==> flow/design.v <==
module single_stage_mult(clock, reset, 
                         product_in,  mplier_in,  mcand_in,  bmask_in,  inst_valid_in, dest_reg_in, NPC_in,
                         br_rec_en_1, br_rec_en_2, br_marker_1, br_marker_2, br_mispre_1, br_mispre_2,
                         product_out, mplier_out, mcand_out, bmask_out, inst_valid_out, dest_reg_out, NPC_out);
  input clock, reset, inst_valid_in;
  input [3:0]  bmask_in;
  input [63:0] product_in, mplier_in, mcand_in;
  input [5:0] dest_reg_in;
  input [63:0] NPC_in;
  input br_rec_en_1, br_rec_en_2;
  input [2:0] br_marker_1, br_marker_2;
  input br_mispre_1, br_mispre_2;
  output reg inst_valid_out;
  output reg [3:0]  bmask_out;
  output reg [63:0] mplier_out, mcand_out;
  output reg [5:0] dest_reg_out;
  output reg [63:0] NPC_out;
  output wire [63:0] product_out;
  reg  [63:0] prod_in_reg, partial_prod_reg;
  wire [63:0] partial_product, next_mplier, next_mcand;
  assign product_out = prod_in_reg + partial_prod_reg;
  assign partial_product = mplier_in[15:0] * mcand_in;
  assign next_mplier = {16'b0,mplier_in[63:16]};
  assign next_mcand = {mcand_in[47:0],16'b0};
  always @(posedge clock)
  begin
    prod_in_reg      <= product_in;
    partial_prod_reg <= partial_product;
    mplier_out       <= next_mplier;
    mcand_out        <= next_mcand;
  end
  reg next_inst_valid_out;
  reg [3:0] next_bmask_out;
  always@(*) begin
    next_inst_valid_out = inst_valid_in;
    next_bmask_out       = bmask_in;
    if( br_rec_en_1 & br_mispre_1 & bmask_in[br_marker_1] ) next_inst_valid_out = 0;
    else if( br_rec_en_2 & br_mispre_2 & bmask_in[br_marker_2] ) next_inst_valid_out = 0;
    if( br_rec_en_1 ) next_bmask_out[br_marker_1] = 0;
    if( br_rec_en_2 ) next_bmask_out[br_marker_2] = 0;
  end
  always@(posedge clock)
  begin
    if(reset) begin
      inst_valid_out <= 1'b0;
      bmask_out      <= 0;
      NPC_out        <= 0;
      dest_reg_out   <= 6'd31;
    end
    else begin
      inst_valid_out <= next_inst_valid_out;
      bmask_out      <= next_bmask_out;
      NPC_out        <= NPC_in;
      dest_reg_out   <= dest_reg_in;
    end
  end
endmodule
module eight_stage_mult(clock, reset,
                        mplier, mcand, bmask_in, inst_valid_in, dest_reg_in, NPC_in,
                        br_rec_en_1, br_rec_en_2, br_marker_1, br_marker_2, br_mispre_1, br_mispre_2,
                        bmask_out, product, inst_valid_out, dest_reg_out, NPC_out);
  input clock, reset, inst_valid_in;
  input [5:0] dest_reg_in;
  input [63:0] NPC_in;
  input [3:0]  bmask_in;
  input [63:0] mcand, mplier;
  input br_rec_en_1, br_rec_en_2;
  input [2:0] br_marker_1, br_marker_2;
  input br_mispre_1, br_mispre_2;
  output [3:0]  bmask_out;
  output [63:0] product;
  output inst_valid_out;
  output [5:0] dest_reg_out;
  output [63:0] NPC_out;
  wire [63:0] mcand_out, mplier_out;
  wire [(3*4) -1:0] internal_bmask;
  wire [(3*6) -1:0] internal_dest_reg;
  wire [(3*64)-1:0] internal_products, internal_mcands, internal_mpliers, internal_NPC;
  wire [(3*1)- 1:0] internal_inst_valid_outs;
  single_stage_mult mstage [3:0] 
    (.clock(clock),
     .reset(reset),
     .product_in({internal_products,64'h0}),
     .mplier_in({internal_mpliers,mplier}),
     .mcand_in({internal_mcands,mcand}),
     .bmask_in({internal_bmask, bmask_in}),
     .inst_valid_in({internal_inst_valid_outs,inst_valid_in}),
     .dest_reg_in({internal_dest_reg, dest_reg_in}),
     .NPC_in({internal_NPC, NPC_in}),
     .br_rec_en_1(br_rec_en_1),
     .br_rec_en_2(br_rec_en_2),
     .br_marker_1(br_marker_1),
     .br_marker_2(br_marker_2),
     .br_mispre_1(br_mispre_1),
     .br_mispre_2(br_mispre_2),
     .product_out({product,internal_products}),
     .mplier_out({mplier_out,internal_mpliers}),
     .mcand_out({mcand_out,internal_mcands}),
     .bmask_out({bmask_out, internal_bmask}),
     .inst_valid_out({inst_valid_out,internal_inst_valid_outs}),
     .dest_reg_out({dest_reg_out, internal_dest_reg}),
     .NPC_out({NPC_out, internal_NPC})
    );
endmodule
### Step by step through the tools: eight_stage_mult

The steps from the RTL of eight_stage_mult to its reports follow in flow order.
Line numbers count from 1 in the design file above.
Operators carry their Yosys type and port widths (W data, S select, Z words).
Library cell names are shortened.
The mark -- stands for no value.

| design | value |
|---|---|
| design top | eight_stage_mult |
| clock port | clock |
| cell library | sky130hd |
| library corner | tt_025C_1v80 |

### Elaborated design

Source: Yosys, flattened and elaborated, memories not mapped. Widths are those after wreduce. Registers that Yosys merges into a memory's read port (data or address) are not register bits. Print and check cells do not count. Equal cells are merged and count once.

| word-level totals | value |
|---|---|
| register bits | 844 |
| bits of input ports | 215 |

| cells by class | value |
|---|---|
| add/sub/neg operators | 5 |
| multipliers | 4 |
| shift operators | 12 |
| mux-type cells | 8 |
| bitwise logic cells | 28 |
| reductions and logical operators | 4 |

Operator list:

| operator | count |
|---|---|
| $mul A16 B64 Y64 | 1 |
| $mul A16 B48 Y48 | 1 |
| $mul A16 B32 Y32 | 1 |
| $mul A16 B16 Y16 | 1 |
| $add A64 B64 Y64 | 3 |
| $shiftx A4 B3 Y1 | 8 |
| $and A4 B4 Y4 | 8 |
| $or A4 B4 Y4 | 8 |
| $mux W4 | 8 |
| $shift A1 B4 Y4 const A | 4 |
| $reduce_or A3 Y1 | 4 |
| $and A1 B1 Y1 | 10 |
| $neg A3 Y4 | 2 |
| $not A4 Y4 | 2 |

### Depth

Yosys ltp: most cells in a row. Word level: on the elaborated netlist, between registers, memories and ports. Mapped: between sequential cells and ports; inverters and the memories' decode and read muxes count.

| depth | value |
|---|---|
| depth after elaboration | 9 |
| ABC_AREA | 0 |
| mapped depth | 27 |
| mapped depth without buffers | 25 |

### After synthesis

The flow's flattened synthesis, as Yosys stat reports it; memories are mapped. The netlist is that of the ABC_AREA named above (0 if unset); the other value can give another one.

| mapped netlist | value |
|---|---|
| mapped cells | 9018 |
| chip area (Yosys) | 84775.1 um^2 |
| area of sequential cells | 16896.2 um^2 |
| mapped flip-flops | 844 |
| buffer cells | 453 |

Cells by type:

| cell type | count | total area (um^2) |
|---|---|---|
| fa_1 | 1667 | 3.34E+04 |
| dfxtp_1 | 844 | 1.69E+04 |
| inv_1 | 1867 | 7.01E+03 |
| nand2_1 | 1542 | 5.79E+03 |
| ha_1 | 393 | 4.92E+03 |
| and2_1 | 658 | 4.12E+03 |
| xnor2_1 | 248 | 2.17E+03 |
| nor2b_1 | 296 | 1.85E+03 |
| clkbuf_1 | 398 | 1.49E+03 |
| a21oi_1 | 195 | 975.936 |
| xor2_1 | 91 | 797.014 |
| a21o_1 | 102 | 765.734 |
| nor2_1 | 133 | 499.229 |
| o21ai_0 | 74 | 370.355 |
| buf_4 | 48 | 360.346 |
| o21bai_1 | 33 | 247.738 |
| o21a_1 | 32 | 240.23 |
| nand3_1 | 38 | 190.182 |

Not listed: further types 62, cells in them 359.
The figures by module come from a second, unflattened synthesis with its own total; it is not the netlist above.

| second synthesis, totals | value |
|---|---|
| cells (unflattened synthesis) | 16393 |
| area total of the unflattened synthesis | 149482.1 um^2 |

Rows give one instance, submodules left out.

Modules:

| module | instances | cells | area (um^2) | seq. area (um^2) |
|---|---|---|---|---|
| single_stage_mult | 4 | 4098 | 37369.6 | 5985.7 |
| eight_stage_mult | 1 | 1 | 3.8 | 0.0 |

### Timing after synthesis

Source: OpenSTA report_checks on the synthesized netlist (no wires, ideal clock, input and output delay 20% of the period each), path of least setup slack; recovery checks are left aside. Register names are those of the netlist, which keeps one name where synthesis merged equal registers.

| timing post-synthesis | value |
|---|---|
| path kind | input port to flip-flop |
| from | in mplier[7] |
| to | reg mstage[0].partial_prod_reg[63] |
| clock period | 9000 ps |
| input delay | 1800 ps |
| time at the first pin | 1800 ps |
| data arrival time | 8083 ps |
| path slack | 799 ps |
| path delay | 6401 ps |
| stages on the path | 26 |
| buffers on the path | 2 |
| synthesis period reached | 8201 ps |

"path delay" = arrival - input delay + setup time.
"stages on the path" counts driving pins, that of a launching flip-flop among them; a cell with two outputs on the path counts twice.
"synthesis period reached" is the clock period less the worst setup slack; recovery checks do not enter. This is arithmetic on one report: input and output delays are still those of the set period (20% each).
The rows between start and end are the longest chain of elaborated cells between them; the timing report does not say that the signal goes this way. Where chains are equally long, one stands for them.
Each line given opens the expression or statement behind the cell; cells for indexed reads and writes are added by Yosys, which also makes memories of some case tables.

| on the way, post-synthesis | value |
|---|---|
| path through | clkbuf_1 > clkbuf_1 > nand2_1 > fa_1 > inv_1 > fa_1 > inv_1 > fa_1 > inv_1 > fa_1 > fa_1 > inv_1 > fa_1 > inv_1 > ha_1 > a211oi_1 > nor2_1 > o41a_1 > nor4_2 > a21oi_1 > o21a_1 > a311oi_2 > o31a_1 > o21ai_1 > a21oi_2 > xnor2_1 |
| cells in the longest elaborated chain | 1 |

Ends and longest elaborated chain, post-synthesis:

| what | line | source |
|---|---|---|
| from (decl) | 66 | `input [63:0] mcand, mplier;` |
| $mul A16 B64 Y64 | 22 |  |
| to (assign) | 28 |  |
| to (decl) | 19 | `reg  [63:0] prod_in_reg, partial_prod_reg;` |

### Path in the finished layout

Path of least setup slack in the final report of record 3 (OpenROAD, finished layout, wires in). Where an end is a register, its clock arrival counts in the times.
The path's times are printed in steps of 10 ps; the period is the one set.

| timing post-layout | value |
|---|---|
| path kind | input port to flip-flop |
| from | in mplier[1] |
| to | reg mstage[0].partial_prod_reg[48] |
| clock period | 7010 ps |
| input delay | 1400 ps |
| time at the first pin | 1400 ps |
| data arrival time | 7730 ps |
| path slack | -50 ps |
| stages on the path | 28 |
| buffers on the path | 5 |

The rows between start and end are the longest chain of elaborated cells between them; the timing report does not say that the signal goes this way. Where chains are equally long, one stands for them.

| on the way, post-layout | value |
|---|---|
| path through | buf_12 > buf_16 > buf_12 > buf_4 > and2_1 > fa_1 > inv_1 > fa_1 > inv_1 > ha_1 > fa_1 > inv_1 > fa_2 > inv_1 > fa_1 > ha_4 > nand3_1 > a21oi_2 > a211oi_2 > buf_4 > a211oi_4 > a31o_4 > o2111ai_4 > a21oi_4 > a221o_1 > a2111oi_4 > o41ai_2 > xor2_1 |
| cells in the longest elaborated chain | 1 |

Ends and longest elaborated chain, post-layout:

| what | line | source |
|---|---|---|
| from (decl) | 66 | `input [63:0] mcand, mplier;` |
| $mul A16 B64 Y64 | 22 |  |
| to (assign) | 28 |  |
| to (decl) | 19 | `reg  [63:0] prod_in_reg, partial_prod_reg;` |

Hand-over note for eight_stage_mult

eight_stage_mult through Yosys and OpenROAD on sky130hd: 3 stored runs, unordered, with their settings and measured results. The constraints put input and output delay at 20% of the set period each and load the outputs with 0.01 pF.
"period achieved": clock period set for the run, less the worst setup slack. It is reckoned from that one timing run; input and output delays stay at 20% of the period that was set.
"worst path time" means the part of the period allowed to the worst setup path (the constraints hold back 20% at inputs and 20% at outputs) less its slack; where the path has registers, the arrival times of their clocks count too.
"worst path time" is given in steps of 10 ps.

#### Record 1

| setting | value |
|---|---|
| CAP_MARGIN | `30` |
| CELL_PAD_IN_SITES_DETAIL_PLACEMENT | `0` |
| CELL_PAD_IN_SITES_GLOBAL_PLACEMENT | `3` |
| CORE_ASPECT_RATIO | `1.22` |
| CORE_UTILIZATION | `56` |
| CTS_CLUSTER_SIZE | `86` |
| SETUP_SLACK_MARGIN | `2.99` |
| period_ns | `10.8` |
| CORE_MARGIN | `2` |
| SLEW_MARGIN | `20` |

Incomplete, placement halted on GPL-0301.

#### Record 2

| setting | value |
|---|---|
| ABC_AREA | `1` |
| CELL_PAD_IN_SITES_DETAIL_PLACEMENT | `2` |
| CORE_MARGIN | `8` |
| CTS_CLUSTER_SIZE | `30` |
| GPL_ROUTABILITY_DRIVEN | `0` |
| GPL_TIMING_DRIVEN | `0` |
| MAX_ROUTING_LAYER | `met4` |
| MIN_ROUTING_LAYER | `met2` |
| SLEW_MARGIN | `40` |
| period_ns | `10.3` |
| CAP_MARGIN | `20` |
| CORE_UTILIZATION | `40` |

Incomplete, routing halted on GRT-0116.

#### Record 3

| setting | value |
|---|---|
| ABC_AREA | `0` |
| CAP_MARGIN | `30` |
| CORE_ASPECT_RATIO | `0.84` |
| CORE_MARGIN | `6` |
| CORE_UTILIZATION | `34` |
| GPL_ROUTABILITY_DRIVEN | `1` |
| PLACE_DENSITY_LB_ADDON | `0.06` |
| TNS_END_PERCENT | `35` |
| period_ns | `7.01` |
| SLEW_MARGIN | `20` |

| result | value |
|---|---|
| worst path time | 5660 ps |
| class of the worst setup path | input port to flip-flop |
| worst hold slack after layout | 318 ps |
| post-synthesis cell area | 84775.1 um^2 |
| setup slack of the worst path | -54 ps |
| standard-cell area after routing | 105050.0 um^2 |
| die outline area | 261511.0 um^2 |
| utilization in the final report | 0.425 |
| period achieved | 7064 ps |
| summed negative setup slack | -54 ps |

End of note.
